==> flow/design.v <==
module ExtendMUX(
	 input[23:0] in,
	 input[1:0] ImmSrc,
	 output reg[31:0] ExtImm
	 );
	integer i;
	always @ (*)
	begin
		case(ImmSrc)
		2'b00:  
		begin
			ExtImm[7:0] = in[7:0];
			for(i=8;i<32;i=i+1)
				ExtImm[i] = in[7];
		end
		2'b01: 
		begin
			ExtImm[11:0] = in[11:0];
			for(i=12;i<32;i=i+1)
				ExtImm[i] = 'b0;
		end
		2'b10:  
		begin
			ExtImm[1:0] = 2'b00;
			ExtImm[25:2] = in[23:0];
			for(i=26;i<32;i=i+1)
				ExtImm[i] = in[23];
		end
		default:
			ExtImm = 'h00000000;
		endcase
	end
endmodule
module RegisterFile(
	input clk,
	input reset,
	input we,
	input RegSrcW,
	input[1:0] RegSrc,
	input[3:0] addr1,
	input[3:0] addr2,
	input[3:0] addr3,
	input[3:0] waddr,
	input[31:0] wdata,
	input[31:0] pcin,
	output reg[31:0] data1,
	output reg[31:0] data2,
	output reg[31:0] data3,
	output[31:0] pcout
	);
	reg[31:0] registers[15:0];
	integer idx;
	assign pcout = registers[15] + 32'd4;
	always @ (negedge clk)
	begin
		if (reset)
		begin
			for(idx=0; idx<=15; idx=idx+1) begin
				registers[idx] <= 'h00000000;
			end
		end
		else
		  begin
			if(we)
					registers[waddr] <= wdata;
		    if (RegSrcW == 1'b1) registers[15] <= pcin;
			else if (waddr != 4'b1111)
			    registers[15] <= pcin;	
		end
	end
	always @ (posedge clk)
	begin
		if (reset)
		begin
			data1 <= 'h00000000;
			data2 <= 'h00000000;
		end
		else
	    begin
			if (addr1 == 15) begin
				data1 <= registers[15] +32'd8;
			end
			else begin
				if(RegSrc[0] != 1'b1)
					data1 <= registers[addr1];
				else
					data1 <= registers[15] + 32'd8;
			end
			if (addr2 == 15) begin
				data2 <= registers[15] + 32'd8;
			end
			else
			begin
					data2 <= registers[addr2];
			end
			if (addr3 == 15) begin
				data3 <= registers[15] + 32'd8;
			end
			else begin
				data3 <= registers[addr3];
			end
		end
	end
endmodule
module armreduced(
	input clk,
	input reset,
	output[31:0] pc,
	input[31:0] inst,
	input nIRQ,
	output[3:0] be,
	output[31:0] memaddr,
	output memwrite,
	output memread,
	output[31:0] writedata,
	input[31:0] readdata
	);
	wire PCSrcD, PCSrcE, PCSrcM, PCSrcW;
	wire RegWriteD, RegWriteE, RegWriteM, RegWriteW;
	wire MemtoRegD, MemtoRegE, MemtoRegM, MemtoRegW;
	wire MemWriteD, MemWriteE, MemWriteM;
	wire [3:0] ALUControlD, ALUControlE;
	wire BranchD, BranchE, BranchTakenE;
	wire ALUSrcD, ALUSrcE;
	wire FlagWriteD, FlagWriteE;
	wire [1:0] ImmSrcD;
	wire [1:0] RegSrcD;
	wire [3:0] condE;
	wire condEx;
	wire [3:0] NZCV, FlagsE;
	wire newPCSrcE, newRegWriteE, newMemWriteE;
	wire [3:0] ALUFlags;
	wire InvalidRegD, InvalidRegE;
	wire StallF, StallD;
	wire FlushD, FlushE;
	wire FlushCtrlD;
	wire [1:0] ForwardAE, ForwardBE;
	wire[31:0] PCPlus4F, PCBranch;
	wire[31:0] NextPC;
	wire [31:0] PCF;
	wire [31:0] ResultW;
	assign be = 4'b1111;
	assign PCBranch = ALUResultE;
	assign NextPC = (BranchTakenE == 1'b1) ? PCBranch : (PCSrcW == 1'b1) ? ResultW : PCPlus4F;
	RegisterWBIF _RegisterWBIF(.clk(clk), .en(~StallF), .PC(NextPC), .PCF(PCF), .reset(reset));
	wire [31:0] instF;
	wire [31:0] instD;
	assign pc = PCF;
	assign PCPlus4F = PCF + 32'd4;
	RegisterIFID _RegisterIFID(.instF(inst), .clk(clk), .clr(FlushD), .en(~StallD), .instD(instD), .reset(reset));
	wire [1:0] OpcodeD;
	wire [3:0] ReadAddr1, ReadAddr2, WriteAddr, WA3D;
	wire [31:0] ReadData1, ReadData2, ReadData3;
	assign OpcodeD = instD[27:26];
	assign ReadAddr1 = instD[19:16];
	assign ReadAddr2 = (RegSrcD[1] == 1'b0) ? instD[3:0] : instD[15:12];
	assign WA3D = instD[15:12];
	ctrlSig _ctrlSig(.op(OpcodeD), .funct(instD[25:20]), .ALUOp(ALUControlD), .ImmSrc(ImmSrcD), .RegSrc(RegSrcD),  
		.PCSrc(PCSrcD), .RegWrite(RegWriteD), .MemWrite(MemWriteD), .MemtoReg(MemtoRegD), 
		.ALUSrc(ALUSrcD), .Svalue(FlagWriteD), .Branch(BranchD), .InvalidReg(InvalidRegD));
	wire newPCSrcD;
	assign newPCSrcD = (instD[15:12] == 4'b1111 && instD[24:21] == 4'b1101) ? 1'b1 : 1'b0;
	wire[31:0] pcoutD, pcoutE, pcoutM, pcoutW;	
	RegisterFile _RegisterFile(.clk(clk), .reset(reset), .we(RegWriteW), .RegSrcW(RegSrcW), .RegSrc(RegSrcD), 
		.addr1(ReadAddr1), .addr2(ReadAddr2), .addr3(WA3D), .waddr(WA3W), .wdata(ResultW), .pcin(PCF), 
		.data1(ReadData1), .data2(ReadData2), .data3(ReadData3), .pcout(pcoutD));
    wire IsReadAddr1_ValidD; 
    wire IsReadAddr2_ValidD;  
    assign IsReadAddr1_ValidD = ((instD[25:21] == 4'b1101 && OpcodeD == 2'b00) || BranchD)?  1'b0 : 1'b1;
    assign IsReadAddr2_ValidD = ( RegSrcD[1] == 1'b0 || (OpcodeD == 2'b01 && instD[20] == 1'b1 ) || (instD[25:21] ==4'b1101 &&
    OpcodeD == 2'b00)) ? 1'b1 : 1'b0;
	wire [31:0] ExtImmD;
	ExtendMUX _ExtendMUX(.in(instD[23:0]), .ImmSrc(ImmSrcD), .ExtImm(ExtImmD));
    wire RegSrcE;
	wire [1:0] OpcodeE;
    wire [3:0] ReadAddr1E, ReadAddr2E;
    wire [31:0] ReadData1E, ReadData2E;
    wire [3:0] WA3E, newWA3E;
    wire [31:0] ExtImmE;
	RegisterIDEXE _RegisterIDEXE(.ReadAddr1D(ReadAddr1), .ReadAddr2D(ReadAddr2), .OpcodeD(OpcodeD),
		.PCSrcD(newPCSrcD), .RegWriteD(RegWriteD), .MemtoRegD(MemtoRegD), .MemWriteD(MemWriteD),
        .ALUControlD(ALUControlD),.BranchD(BranchD),.ALUSrcD(ALUSrcD),.FlagWriteD(FlagWriteD),
		.CondD(instD[31:28]),.FlagsD(NZCV), .RegSrcD(RegSrcD[0]),
		.ReadData1D(ReadData1), .ReadData2D(ReadData2), .WriteAddress3D(WA3D),
		.ExtImmD(ExtImmD), .IsReadAddr1_ValidD(IsReadAddr1_ValidD), .IsReadAddr2_ValidD(IsReadAddr2_ValidD),
		.pcoutD(pcoutD), .clk(clk), .clr(FlushE), .reset(reset), .flushCtrlSig(FlushCtrlD),
        .ReadAddr1E(ReadAddr1E), .ReadAddr2E(ReadAddr2E), .OpcodeE(OpcodeE),
		.PCSrcE(PCSrcE),.RegWriteE(RegWriteE), .MemtoRegE(MemtoRegE),.MemWriteE(MemWriteE),
		.ALUControlE(ALUControlE),.BranchE(BranchE),.ALUSrcE(ALUSrcE), .FlagWriteE(FlagWriteE),
		.condE(condE),.FlagsE(FlagsE), .RegSrcE(RegSrcE),
		.ReadData1E(ReadData1E),.ReadData2E(ReadData2E),.WriteAddress3E(WA3E),
		.ExtImmE(ExtImmE), .IsReadAddr1_ValidE(IsReadAddr1_ValidE), .IsReadAddr2_ValidE(IsReadAddr2_ValidE), .pcoutE(pcoutE)
    );
	wire [31:0] WriteDataE, ALUResultE;
    wire [31:0] SrcAE,SrcBE; 
    wire IsReadAddr1_ValidE, IsReadAddr2_ValidE;
    assign  newWA3E = (BranchTakenE) ? 4'd14 : WA3E;
    assign SrcAE = (ForwardAE == 2'b00) ? ReadData1E : (ForwardAE == 2'b01) ? ResultW : ALUOutM;
    assign WriteDataE = (ForwardBE == 2'b00) ? ReadData2E :(ForwardBE == 2'b01) ? ResultW : ALUOutM;
    assign SrcBE = (ALUSrcE == 1'b0) ? WriteDataE : ExtImmE;
    ALU32bit _ALU32bit (.SrcA(SrcAE), .SrcB(SrcBE), .ALUOp(ALUControlE), .ALUResult(ALUResultE), .ALUFlags(ALUFlags));
	conditionUnit _conditionUnit(.FlagWriteE(FlagWriteE), .condE(condE), .FlagsE(FlagsE), .ALUFlags(ALUFlags), 
		.NZCV(NZCV), .condEx(condEx));
	assign BranchTakenE = BranchE & condEx;
    assign newPCSrcE = PCSrcE & condEx;
    assign newRegWriteE = RegWriteE & condEx;
    assign newMemWriteE = MemWriteE & condEx;
	wire [3:0] WA3M;
    wire [31:0] WriteDataM;
    wire [31:0] ALUOutM;
    wire RegSrcM;
    wire BranchTakenM, BranchTakenW;
    RegisterEXEMEM _RegisterEXEMEM(
		.PCSrcE(newPCSrcE),.RegWriteE(newRegWriteE),.MemtoRegE(MemtoRegE),.MemWriteE(newMemWriteE),
        .clk(clk), .reset(reset),
		.ALUResultE(ALUResultE),.WriteDataE(WriteDataE),.WA3E(newWA3E), .RegSrcE(RegSrcE), .pcoutE(pcoutE), .BranchTakenE(BranchTakenE), 
        .PCSrcM(PCSrcM), .RegWriteM(RegWriteM), .MemtoRegM(MemtoRegM), .MemWriteM(MemWriteM), 
        .WriteDataM(WriteDataM),.ALUOutM(ALUOutM), .WA3M(WA3M), .RegSrcM(RegSrcM), .pcoutM(pcoutM), .BranchTakenM(BranchTakenM));
	assign memaddr = ALUOutM;
    assign memread = 1'b1;  
    assign memwrite = MemWriteM;
    assign writedata = WriteDataM;
	wire [31:0] ReadDataW, ALUOutW;
	wire [3:0] WA3W;
	wire RegSrcW;
	RegisterMEMWB _RegisterMEMWB(
		.clk(clk),
		.reset(reset),
		.PCSrcM(PCSrcM),
		.RegWriteM(RegWriteM),
		.MemtoRegM(MemtoRegM),
		.ALUOutM(ALUOutM),
		.ReadDataM(readdata),
		.WA3M(WA3M),
		.RegSrcM(RegSrcM),
		.pcoutM(pcoutM),
		.BranchTakenM(BranchTakenM),
		.PCSrcW(PCSrcW),
		.RegWriteW(RegWriteW),
		.MemtoRegW(MemtoRegW),
		.ReadDataW(ReadDataW),
		.ALUOutW(ALUOutW),
		.WA3W(WA3W),
		.RegSrcW(RegSrcW),
		.pcoutW(pcoutW),
		.BranchTakenW(BranchTakenW));
	assign ResultW = (BranchTakenW) ? pcoutW : (MemtoRegW == 1'b1) ? ReadDataW : ALUOutW;
	StallforControlHazard _StallforControlHazard(.newPCSrcE(newPCSrcE), .PCSrcM(PCSrcM), .PCSrcW(PCSrcW), 
	 .BranchTakenE(BranchTakenE), .FlushD(FlushD), .FlushE(FlushE));
    StallforDataHazard _StallforDataHazard(
		.ReadRegister1(ReadAddr1), .ReadRegister2(ReadAddr2),.WriteRegisterE(WA3E),
		.OpcodeE(OpcodeE), .RegWriteE(RegWriteE), .BranchTakenE(BranchTakenE),
		.StallF(StallF),.StallD(StallD),.FlushCtrlD(FlushCtrlD), .IsReadAddr1_ValidE(IsReadAddr1_ValidE),
		.WriteRegisterW(WA3W), .RegWriteW(RegWriteW));
	ForwardforDataHazard _ForwardforDataHazard(
    	.ReadAddr1E(ReadAddr1E), .ReadAddr2E(ReadAddr2E),
		.WriteAddrM(WA3M),.regWriteM(RegWriteM),
    	.WriteAddrW(WA3W), .regWriteW(RegWriteW), 
		.ForwardAE(ForwardAE), .ForwardBE(ForwardBE),
		.IsReadAddr1_ValidE(IsReadAddr1_ValidE), 
        .IsReadAddr2_ValidE(IsReadAddr2_ValidE) 
		);
endmodule
module RegisterIFID(
    input [31:0] instF,
    input clk,
    input clr,
    input en,
    input reset,
    output reg [31:0] instD
);
    always @(negedge clk) begin
        if (clr)
            instD <= 32'd0;
        else if (reset)
            instD <= 32'd0;
        else if (en)
            instD <= instF;
        else 
            instD <= instD;
    end
endmodule
module RegisterIDEXE(
    input [3:0]ReadAddr1D,
    input [3:0]ReadAddr2D,
    input [1:0]OpcodeD,
    input PCSrcD,
    input RegWriteD,
    input MemtoRegD,
    input MemWriteD,
    input [3:0] ALUControlD,
    input BranchD,
    input ALUSrcD,
    input FlagWriteD,
    input [3:0] CondD,
    input [3:0] FlagsD,
    input RegSrcD,
    input [31:0] ReadData1D,
    input [31:0] ReadData2D,
    input [3:0] WriteAddress3D,
    input [31:0] ExtImmD,
    input flushCtrlSig,
    input InvalidRegD,
    input IsReadAddr1_ValidD,
    input IsReadAddr2_ValidD,
    input [31:0]pcoutD,
    input clk,
    input clr,
    input reset,
    output reg [3:0] ReadAddr1E,
    output reg [3:0] ReadAddr2E,
    output reg [1:0] OpcodeE,
    output reg PCSrcE,
    output reg RegWriteE,
    output reg MemtoRegE,
    output reg MemWriteE,
    output reg [3:0] ALUControlE,
    output reg BranchE,
    output reg ALUSrcE,
    output reg FlagWriteE,
    output reg [3:0] condE,
    output reg [3:0] FlagsE,
    output reg RegSrcE,
    output reg [31:0] ReadData1E,
    output reg [31:0] ReadData2E,
    output reg [3:0] WriteAddress3E,
    output reg [31:0] ExtImmE,
    output reg InvalidRegE,
    output reg IsReadAddr1_ValidE,
    output reg IsReadAddr2_ValidE,
    output reg [31:0] pcoutE
);
    always @(negedge clk) begin
        if (clr) begin
            ReadAddr1E <= 4'b0;
            ReadAddr2E <= 4'b0;
            OpcodeE <= 2'b0;
            PCSrcE <= 1'b0;
            RegWriteE <= 1'b0;
            MemtoRegE <= 1'b0;
            MemWriteE <= 1'b0;
            ALUControlE <= 4'b0000;
            BranchE <= 1'b0;
            ALUSrcE <= 1'b0;
            FlagWriteE <= 1'b0;
            condE <= 4'b0;
            RegSrcE <= 1'b0;
            ReadData1E <= 32'b0;
            ReadData2E <= 32'b0;
            WriteAddress3E <= 4'b0;
            ExtImmE <= 32'b0;
            InvalidRegE <= 1'b0;
            IsReadAddr1_ValidE <= 1'b0; 
            IsReadAddr2_ValidE <= 1'b0;
            pcoutE <= 32'b0;
            FlagsE <= 4'b0000;
        end
        else if (reset) begin
            ReadAddr1E <= 4'b0;
            ReadAddr2E <= 4'b0;
            OpcodeE <= 2'b0;
            PCSrcE <= 1'b0;
            RegWriteE <= 1'b0;
            MemtoRegE <= 1'b0;
            MemWriteE <= 1'b0;
            ALUControlE <= 4'b0000;
            BranchE <= 1'b0;
            ALUSrcE <= 1'b0;
            FlagWriteE <= 1'b0;
            condE <= 4'b0;
            RegSrcE <= 1'b0;
            FlagsE <= 4'b0;
            ReadData1E <= 32'b0;
            ReadData2E <= 32'b0;
            WriteAddress3E <= 4'b0;
            ExtImmE <= 32'b0;
            InvalidRegE <= 1'b0;
            IsReadAddr1_ValidE <= 1'b0; 
            IsReadAddr2_ValidE <= 1'b0;
            pcoutE <= 32'b0;
            FlagsE <= 4'b0000;
		end
        else begin
            if (flushCtrlSig == 1'b1) begin
                PCSrcE <= 1'b0;
                RegWriteE <= 1'b0;
                MemtoRegE <= 1'b0;
                MemWriteE <= 1'b0;
                ALUControlE <= 4'b0000;
                BranchE <= 1'b0;
                ALUSrcE <= 1'b0;
                FlagWriteE <= 1'b0;
                condE <= 4'b0;     
                RegSrcE <= 1'b0;
                InvalidRegE <= 1'b0;   
                IsReadAddr1_ValidE <= 1'b0; 
                IsReadAddr2_ValidE <= 1'b0;
            end
            else begin
                PCSrcE <= PCSrcD;
                RegWriteE <= RegWriteD;
                MemtoRegE <= MemtoRegD;
                MemWriteE <= MemWriteD;
                ALUControlE <= ALUControlD;
                BranchE <= BranchD;
                ALUSrcE <= ALUSrcD;
                FlagWriteE <= FlagWriteD;
                condE <= CondD;
                RegSrcE <= RegSrcD;
                InvalidRegE <= InvalidRegD;
                IsReadAddr1_ValidE <= IsReadAddr1_ValidD; 
                IsReadAddr2_ValidE <= IsReadAddr2_ValidD; 
            end
            ReadAddr1E <= ReadAddr1D;
            ReadAddr2E <= ReadAddr2D;
            OpcodeE <= OpcodeD;
            ReadData1E <= ReadData1D;
            ReadData2E <= ReadData2D;
            WriteAddress3E <= WriteAddress3D;
            ExtImmE <= ExtImmD;
            pcoutE <= pcoutD;
            FlagsE <= FlagsD;
        end
    end
endmodule
module RegisterEXEMEM(
   input PCSrcE,
   input RegWriteE,
   input MemtoRegE,
   input MemWriteE,
   input clk,
   input reset,
   input [31:0] ALUResultE,
   input [31:0] WriteDataE,
   input [3:0] WA3E,
   input RegSrcE,
   input [31:0]pcoutE,
   input BranchTakenE,
   output reg PCSrcM,
   output reg RegWriteM,
   output reg MemtoRegM,
   output reg MemWriteM,
   output reg [3:0] WA3M,
   output reg [31:0] WriteDataM,
   output reg [31:0] ALUOutM,
   output reg RegSrcM,
   output reg [31:0]pcoutM,
   output reg BranchTakenM
   );
   always @ (negedge clk) begin
      if (reset) begin
            PCSrcM <= 1'b0;
            RegWriteM <= 1'b0;
            MemtoRegM <= 1'b0;
            MemWriteM <= 1'b0;
            WA3M <= 4'b0;
            ALUOutM <= 32'b0;
            WriteDataM <= 32'b0;
            RegSrcM <= 1'b0;
            pcoutM <= 32'b0;
            BranchTakenM <= 1'b0;
      end
      else
            PCSrcM <= PCSrcE;
            RegWriteM <= RegWriteE;
            MemtoRegM <= MemtoRegE;
            MemWriteM <= MemWriteE;
            WA3M <= WA3E;
            ALUOutM <= ALUResultE;
            WriteDataM <= WriteDataE;
            RegSrcM <= RegSrcE;
            pcoutM <= pcoutE;
            BranchTakenM <= BranchTakenE;
      end
endmodule
module RegisterMEMWB(
   input clk,
   input reset,
   input PCSrcM,
   input RegWriteM,
   input MemtoRegM,
   input [31:0] ALUOutM,
   input [31:0] ReadDataM,
   input [3:0] WA3M,
   input RegSrcM,
   input [31:0]pcoutM,
   input BranchTakenM,
   output reg PCSrcW,
   output reg RegWriteW,
   output reg MemtoRegW,
   output reg [31:0]ReadDataW,
   output reg [31:0] ALUOutW,
   output reg [3:0] WA3W,
   output reg RegSrcW,
   output reg [31:0]pcoutW,
   output reg BranchTakenW
);
 always @ (negedge clk) begin
      if (reset) begin
            PCSrcW <= 1'b0;
            RegWriteW <= 1'b0;
            MemtoRegW <= 1'b0;
            ReadDataW <= 32'b0;
            ALUOutW <= 32'b0;
            WA3W <= 4'b0;
            RegSrcW <= 1'b0;
            pcoutW <= 32'b0;
            BranchTakenW <= 1'b0;
      end
      else
           PCSrcW <= PCSrcM;
           RegWriteW <= RegWriteM;
           MemtoRegW <= MemtoRegM;
           ReadDataW <= ReadDataM;
           ALUOutW <= ALUOutM;
           WA3W <= WA3M;
           RegSrcW <= RegSrcM;
           pcoutW <= pcoutM;
           BranchTakenW <= BranchTakenM;
      end
endmodule
module RegisterWBIF(
    input clk,
    input en,
    input [31:0] PC,
    input reset,
    output reg [31:0] PCF
);
    always @(negedge clk) begin
		if (reset)
			PCF <= 'h00000000;
        else if (en)
            PCF <= PC;
        else
            PCF <= PCF;
    end
endmodule
module StallforControlHazard(
    input newPCSrcE,
    input PCSrcM,
    input PCSrcW,
    input BranchTakenE,
    output reg FlushD,
    output reg FlushE
);
  always @(*) begin
    if (BranchTakenE == 1'b1) begin
       FlushD = 1'b1;
       FlushE = 1'b1;
    end
    else if (newPCSrcE == 1'b1 || PCSrcM == 1'b1 || PCSrcW == 1'b1) begin
       FlushD = 1'b1;
       FlushE = 1'b1;
    end
    else begin
       FlushD = 1'b0;
       FlushE = 1'b0;
    end
  end
endmodule
module StallforDataHazard(
    input [3:0] ReadRegister1,
    input [3:0] ReadRegister2,
    input [3:0] WriteRegisterE,
    input [3:0] WriteRegisterW,
    input [1:0] OpcodeE,
    input RegWriteE,
    input RegWriteW,
    input BranchTakenE,
    input IsReadAddr1_ValidE,
    output reg StallF,
    output reg StallD,
    output reg FlushCtrlD
);
    always @(*) begin
        if (RegWriteE == 1'b1 && OpcodeE == 2'b01 && (WriteRegisterE == ReadRegister1 || WriteRegisterE == ReadRegister2
    )) begin  
                StallF = 1;  
                StallD = 1;
                FlushCtrlD = 1;
          end
        else if (BranchTakenE == 1'b0 && RegWriteW == 1'b1 && (WriteRegisterW == ReadRegister1 || WriteRegisterW == ReadRegister2))
           begin StallF = 1; StallD = 1; FlushCtrlD = 1;
           end
        else begin
            StallF = 0;
            StallD = 0;
            FlushCtrlD = 0;
        end
    end
endmodule
module ForwardforDataHazard(
    input [3:0] ReadAddr1E,
    input [3:0] ReadAddr2E,
    input InvalidRegE,  
    input [3:0] WriteAddrM,
    input regWriteM,
    input [3:0] WriteAddrW,
    input regWriteW,
    input IsReadAddr1_ValidE, 
    input IsReadAddr2_ValidE, 
    output reg [1:0] ForwardAE,
    output reg [1:0] ForwardBE
);
    wire match1EM;
    wire match1EW;
    wire match2EM;
    wire match2EW;
    assign match1EM = (ReadAddr1E == WriteAddrM) ? 1'b1 : 1'b0;
    assign match1EW = (ReadAddr1E == WriteAddrW) ? 1'b1 : 1'b0;
    assign match2EM = (ReadAddr2E == WriteAddrM) ? 1'b1 : 1'b0;
    assign match2EW = (ReadAddr2E == WriteAddrW) ? 1'b1 : 1'b0;
    always @(*) begin
        begin
            if (match1EM && regWriteM)
                ForwardAE = 2'b10;
            else if (match1EW && regWriteW)
                ForwardAE = 2'b01;
            else
                ForwardAE = 2'b00;
        end
        begin
            if (match2EM && regWriteM)
                ForwardBE = 2'b10;
            else if (match2EW && regWriteW)
                ForwardBE = 2'b01;
            else
                ForwardBE = 2'b00;
        end
    end
endmodule
module ctrlSig(
	input [1:0] op,
	input [5:0] funct,
	output reg [3:0] ALUOp,
	output reg [1:0] ImmSrc,
	output reg [1:0] RegSrc,
	output reg PCSrc,
	output reg RegWrite,
	output reg MemWrite,
	output reg MemtoReg,
	output reg ALUSrc,
	output reg Svalue,
	output reg Branch,
	output reg InvalidReg
	);
	wire [3:0] cmd = funct[4:1];
	wire cmpOnly = (cmd[3:2] == 2'b10);
	always @ (*)
	begin
		ALUOp = 4'b0100;
		ImmSrc = 2'b00;
		RegSrc = 2'b00;
		PCSrc = 1'b0;
		RegWrite = 1'b0;
		MemWrite = 1'b0;
		MemtoReg = 1'b0;
		ALUSrc = 1'b0;
		Svalue = 1'b0;
		Branch = 1'b0;
		InvalidReg = 1'b0;
		case(op)
		2'b00:  
		begin
			ALUOp = cmd;
			ImmSrc = 2'b00;
			ALUSrc = funct[5];
			RegWrite = ~cmpOnly;
			Svalue = funct[0] | cmpOnly;
		end
		2'b01:  
		begin
			ALUOp = funct[3] ? 4'b0100 : 4'b0010;
			ImmSrc = 2'b01;
			ALUSrc = 1'b1;
			RegWrite = funct[0];
			MemtoReg = funct[0];
			MemWrite = ~funct[0];
			RegSrc = {~funct[0], 1'b0};
		end
		2'b10:  
		begin
			ALUOp = 4'b0100;
			ImmSrc = 2'b10;
			ALUSrc = 1'b1;
			RegSrc = 2'b01;
			Branch = 1'b1;
			RegWrite = funct[4];
		end
		default: ;
		endcase
	end
endmodule
module ALU32bit(
	input [31:0] SrcA,
	input [31:0] SrcB,
	input [3:0] ALUOp,
	output reg [31:0] ALUResult,
	output [3:0] ALUFlags
	);
	reg [32:0] sum;
	reg arith;
	reg [31:0] opA, opB;
	always @ (*)
	begin
		arith = 1'b0;
		opA = SrcA;
		opB = SrcB;
		sum = 33'd0;
		case(ALUOp)
		4'b0000, 4'b1000: ALUResult = SrcA & SrcB;        
		4'b0001, 4'b1001: ALUResult = SrcA ^ SrcB;        
		4'b0010, 4'b0110, 4'b1010:                        
		begin
			arith = 1'b1;
			opB = ~SrcB;
			sum = {1'b0, SrcA} + {1'b0, ~SrcB} + 33'd1;
			ALUResult = sum[31:0];
		end
		4'b0011, 4'b0111:                                 
		begin
			arith = 1'b1;
			opA = SrcB;
			opB = ~SrcA;
			sum = {1'b0, SrcB} + {1'b0, ~SrcA} + 33'd1;
			ALUResult = sum[31:0];
		end
		4'b0100, 4'b0101, 4'b1011:                        
		begin
			arith = 1'b1;
			sum = {1'b0, SrcA} + {1'b0, SrcB};
			ALUResult = sum[31:0];
		end
		4'b1100: ALUResult = SrcA | SrcB;                 
		4'b1101: ALUResult = SrcB;                        
		4'b1110: ALUResult = SrcA & ~SrcB;                
		default: ALUResult = ~SrcB;                       
		endcase
	end
	assign ALUFlags[3] = ALUResult[31];
	assign ALUFlags[2] = (ALUResult == 32'd0);
	assign ALUFlags[1] = arith & sum[32];
	assign ALUFlags[0] = arith & (opA[31] == opB[31]) & (ALUResult[31] != opA[31]);
endmodule
module conditionUnit(
	input FlagWriteE,
	input [3:0] condE,
	input [3:0] FlagsE,
	input [3:0] ALUFlags,
	output [3:0] NZCV,
	output reg condEx
	);
	wire N = FlagsE[3];
	wire Z = FlagsE[2];
	wire C = FlagsE[1];
	wire V = FlagsE[0];
	always @ (*)
	begin
		case(condE)
		4'b0000: condEx = Z;                  
		4'b0001: condEx = ~Z;                 
		4'b0010: condEx = C;                  
		4'b0011: condEx = ~C;                 
		4'b0100: condEx = N;                  
		4'b0101: condEx = ~N;                 
		4'b0110: condEx = V;                  
		4'b0111: condEx = ~V;                 
		4'b1000: condEx = C & ~Z;             
		4'b1001: condEx = ~C | Z;             
		4'b1010: condEx = (N == V);           
		4'b1011: condEx = (N != V);           
		4'b1100: condEx = ~Z & (N == V);      
		4'b1101: condEx = Z | (N != V);       
		default: condEx = 1'b1;               
		endcase
	end
	assign NZCV = (FlagWriteE & condEx) ? ALUFlags : FlagsE;
endmodule
Step by step through the tools: armreduced
The steps from the RTL of armreduced to its reports follow in flow order.
Line numbers count from 1 in the design file above.
Cell names lack the library's common part.
The mark -- stands for no value.
Set-up
  top module: armreduced
  clock input: clk
  cell library: sky130hd
  library corner: tt_025C_1v80

Word-level counts
Source: Yosys, flattened and elaborated, memories not mapped. Widths are those after wreduce. Print and check cells do not count. Equal cells are merged and count once.
Yosys's memory passes give these memory sizes; they may raise the number of words (mostly to a power of two), join words into wider ones and drop unused or constant bits.
Operators by class
  bitwise gates (word level): 34
  reductions and logical operators: 34
  multipliers: 0
  equality and inequality tests: 53
  div/mod/pow operators: 0
  order comparisons: 0
  muxes and demuxes: 79
  shift-type cells: 0
  add/sub/neg operators: 8
Operators by type and width (number)
  32-bit two-way mux: 22
  32-bit parallel mux with 8-bit select: 1
  32-bit by 32-bit adder with 33-bit output: 3
  33-bit parallel mux with 3-bit select: 1
  4-bit == test with constant B: 18
  33-bit by 1-bit adder with 33-bit output with constant B: 2
  32-bit by 3-bit adder with 32-bit output with constant B: 2
  32-bit AND: 2
  32-bit inverter: 2
  32-bit parallel mux with 2-bit select: 1
  32-bit OR: 1
  32-bit bitwise XOR: 1
  32-bit by 4-bit adder with 32-bit output with constant B: 1
  32-bit logical NOT: 1
  4-bit by 3-bit == test with 1-bit output with constant B: 8
  4-bit == test: 8
  1-bit parallel mux with 2-bit select: 16
  1-bit two-way mux: 21
  4-bit two-way mux: 5
  4-bit by 2-bit == test with 1-bit output with constant B: 4
  2-bit OR reduction: 7
  1-bit parallel mux with 14-bit select: 1
  1-bit AND: 12
  3-bit OR reduction: 4
  6-bit parallel mux with 2-bit select: 1
  1-bit parallel mux with 3-bit select: 4
  1-bit inverter: 11
  2-bit by 1-bit == test with 1-bit output with constant B: 5
Not listed: further kinds 16, cells in them 43.
Word-level totals
  bits in latches: 0
  memories: 1
  output and inout port bits: 102
  elaborated cells: 252
  bits of input ports: 67
  bits in read-only memories: 0
  bits in registers: 495
  bits in writable memories: 512
Memories
  _RegisterFile.registers: depth 16, bits a word 32, RTL line 51  | reg[31:0] registers[15:0];

Depth
Yosys ltp: most cells in a row. Word level: on the elaborated netlist, between registers, memories and ports. Mapped: between sequential cells and ports; inverters and the memories' decode and read muxes count.
Depth
  depth after elaboration: 15
  ABC_AREA: 0
  gate-level depth with buffers: 25
  gate-level depth less buffers: 22

Netlist
Source: synth_stat.txt of the flow (Yosys; design flattened, memories mapped). It holds for the ABC_AREA given above (unset counts as 0); a run with the other value may have another netlist.
Cells by type (number)
  edfxtp_1: 512
  dfxtp_1: 498
  mux4_2: 174
  nand2_1: 793
  nor2_1: 794
  ha_1: 145
  clkbuf_1: 342
  a21oi_1: 247
  o21ai_0: 220
  nand3_1: 208
  a211oi_1: 115
  xnor2_1: 91
  mux2i_1: 70
  a311oi_1: 70
  and2_1: 91
  nor3_1: 100
  inv_1: 129
  and3_1: 74
Other cell types: 94; their cells: 829.
Mapped netlist
  synthesis area: 53057.1 µm²
  buffer cells: 443
  flip-flop cells: 1010
  standard cells after synthesis: 5502
The figures by module come from a second, unflattened synthesis with its own total; it is not the netlist above.
Second synthesis, totals
  cells (unflattened synthesis): 5290
  area (unflattened synthesis): 60155.2 µm²
Each row is one instance without its submodules.
By module
  RegisterFile: times used 1, cells 2387, area 35018.6 µm²
  ALU32bit: times used 1, cells 1312, area 8529.4 µm²
  RegisterIDEXE: times used 1, cells 369, area 4857.2 µm²
  armreduced: times used 1, cells 619, area 3877.5 µm²
  RegisterEXEMEM: times used 1, cells 108, area 2139.6 µm²
  RegisterMEMWB: times used 1, cells 107, area 2119.5 µm²
  RegisterWBIF: times used 1, cells 104, area 1167.4 µm²
  RegisterIFID: times used 1, cells 106, area 1159.9 µm²
  ExtendMUX: times used 1, cells 60, area 360.3 µm²
  conditionUnit: times used 1, cells 28, area 269.0 µm²
  ctrlSig: times used 1, cells 31, area 222.7 µm²
  ForwardforDataHazard: times used 1, cells 32, area 215.2 µm²
  StallforDataHazard: times used 1, cells 25, area 203.9 µm²
  StallforControlHazard: times used 1, cells 2, area 15.0 µm²

Lab notebook: armreduced

Record of 6 stored runs of the RTL-to-layout flow on armreduced, platform sky130hd. The runs are unordered. Constraints: input delay and output delay 20% of the set period each, output load 0.01 pF.
By "total power of the final layout" is meant OpenSTA's value without simulated activity: inputs other than the clock are taken to toggle once in ten clock periods, and the tool carries that through the logic.

==> run 1: settings <==
{ "CAP_MARGIN": 40, "CELL_PAD_IN_SITES_DETAIL_PLACEMENT": 2, "CELL_PAD_IN_SITES_GLOBAL_PLACEMENT": 1, "CORE_UTILIZATION": 39, "CTS_CLUSTER_SIZE": 35, "GPL_ROUTABILITY_DRIVEN": 1, "PLACE_DENSITY_LB_ADDON": 0.16, "period_ns": 11.5, "CORE_MARGIN": 2, "SLEW_MARGIN": 20 }
==> run 1: results <==
total power of the final layout: 13.893 mW
final design utilization: 48.0%
setup slack of the worst path: 846 ps
lowest hold slack: 310 ps
die footprint: 139,010.0 µm²
cell area after synthesis: 53,057.1 µm²
total negative slack on setup checks: 0 ps
standard-cell area of the final layout: 64,913.5 µm²

==> run 2: settings <==
{ "CELL_PAD_IN_SITES_GLOBAL_PLACEMENT": 1, "CORE_MARGIN": 6, "CORE_UTILIZATION": 18, "CTS_CLUSTER_SIZE": 32, "HOLD_SLACK_MARGIN": -0.04, "MAX_ROUTING_LAYER": "met4", "MIN_ROUTING_LAYER": "met1", "PLACE_DENSITY_LB_ADDON": 0.26, "SLEW_MARGIN": 5, "period_ns": 9.33, "CAP_MARGIN": 20 }
==> run 2: results <==
total power of the final layout: 15.892 mW
final design utilization: 23.5%
setup slack of the worst path: 696 ps
lowest hold slack: 313 ps
die footprint: 307,936.0 µm²
cell area after synthesis: 53,057.1 µm²
total negative slack on setup checks: 0 ps
standard-cell area of the final layout: 68,501.9 µm²

==> run 3: settings <==
{ "ABC_AREA": 1, "CELL_PAD_IN_SITES_DETAIL_PLACEMENT": 0, "CELL_PAD_IN_SITES_GLOBAL_PLACEMENT": 1, "CORE_ASPECT_RATIO": 0.56, "CORE_UTILIZATION": 72, "CTS_CLUSTER_SIZE": 28, "GPL_ROUTABILITY_DRIVEN": 0, "GPL_TIMING_DRIVEN": 0, "HOLD_SLACK_MARGIN": 0.14, "MAX_ROUTING_LAYER": "met4", "PLACE_DENSITY_LB_ADDON": 0.23, "TNS_END_PERCENT": 10, "period_ns": 9.66, "CAP_MARGIN": 20, "CORE_MARGIN": 2, "SLEW_MARGIN": 20 }
==> run 3: results <==
did not finish, placement stopped with FLW-0024

==> run 4: settings <==
{ "ABC_AREA": 0, "CAP_MARGIN": 30, "CELL_PAD_IN_SITES_GLOBAL_PLACEMENT": 0, "CORE_UTILIZATION": 46, "GPL_TIMING_DRIVEN": 0, "SLEW_MARGIN": 0, "period_ns": 11.2, "CORE_MARGIN": 2 }
==> run 4: results <==
total power of the final layout: 12.883 mW
final design utilization: 57.0%
setup slack of the worst path: 48 ps
lowest hold slack: 310 ps
die footprint: 118,075.0 µm²
cell area after synthesis: 53,057.1 µm²
total negative slack on setup checks: 0 ps
standard-cell area of the final layout: 65,212.5 µm²

==> run 5: settings <==
{ "CORE_ASPECT_RATIO": 1.99, "CORE_UTILIZATION": 27, "PLACE_DENSITY_LB_ADDON": 0.11, "SETUP_SLACK_MARGIN": 5.0, "TNS_END_PERCENT": 25, "period_ns": 18.4, "CAP_MARGIN": 20, "CORE_MARGIN": 2, "SLEW_MARGIN": 20 }
==> run 5: results <==
total power of the final layout: 7.751 mW
final design utilization: 35.1%
setup slack of the worst path: 4,010 ps
lowest hold slack: 313 ps
die footprint: 200,281.0 µm²
cell area after synthesis: 53,057.1 µm²
total negative slack on setup checks: 0 ps
standard-cell area of the final layout: 68,638.3 µm²

==> run 6: settings <==
{ "CELL_PAD_IN_SITES_GLOBAL_PLACEMENT": 3, "CORE_MARGIN": 6, "MAX_ROUTING_LAYER": "met4", "period_ns": 20.0, "CAP_MARGIN": 20, "CORE_UTILIZATION": 40, "SLEW_MARGIN": 20 }
==> run 6: results <==
total power of the final layout: 7.093 mW
final design utilization: 48.8%
setup slack of the worst path: 3,614 ps
lowest hold slack: 309 ps
die footprint: 141,526.0 µm²
cell area after synthesis: 53,057.1 µm²
total negative slack on setup checks: 0 ps
standard-cell area of the final layout: 64,194.1 µm²
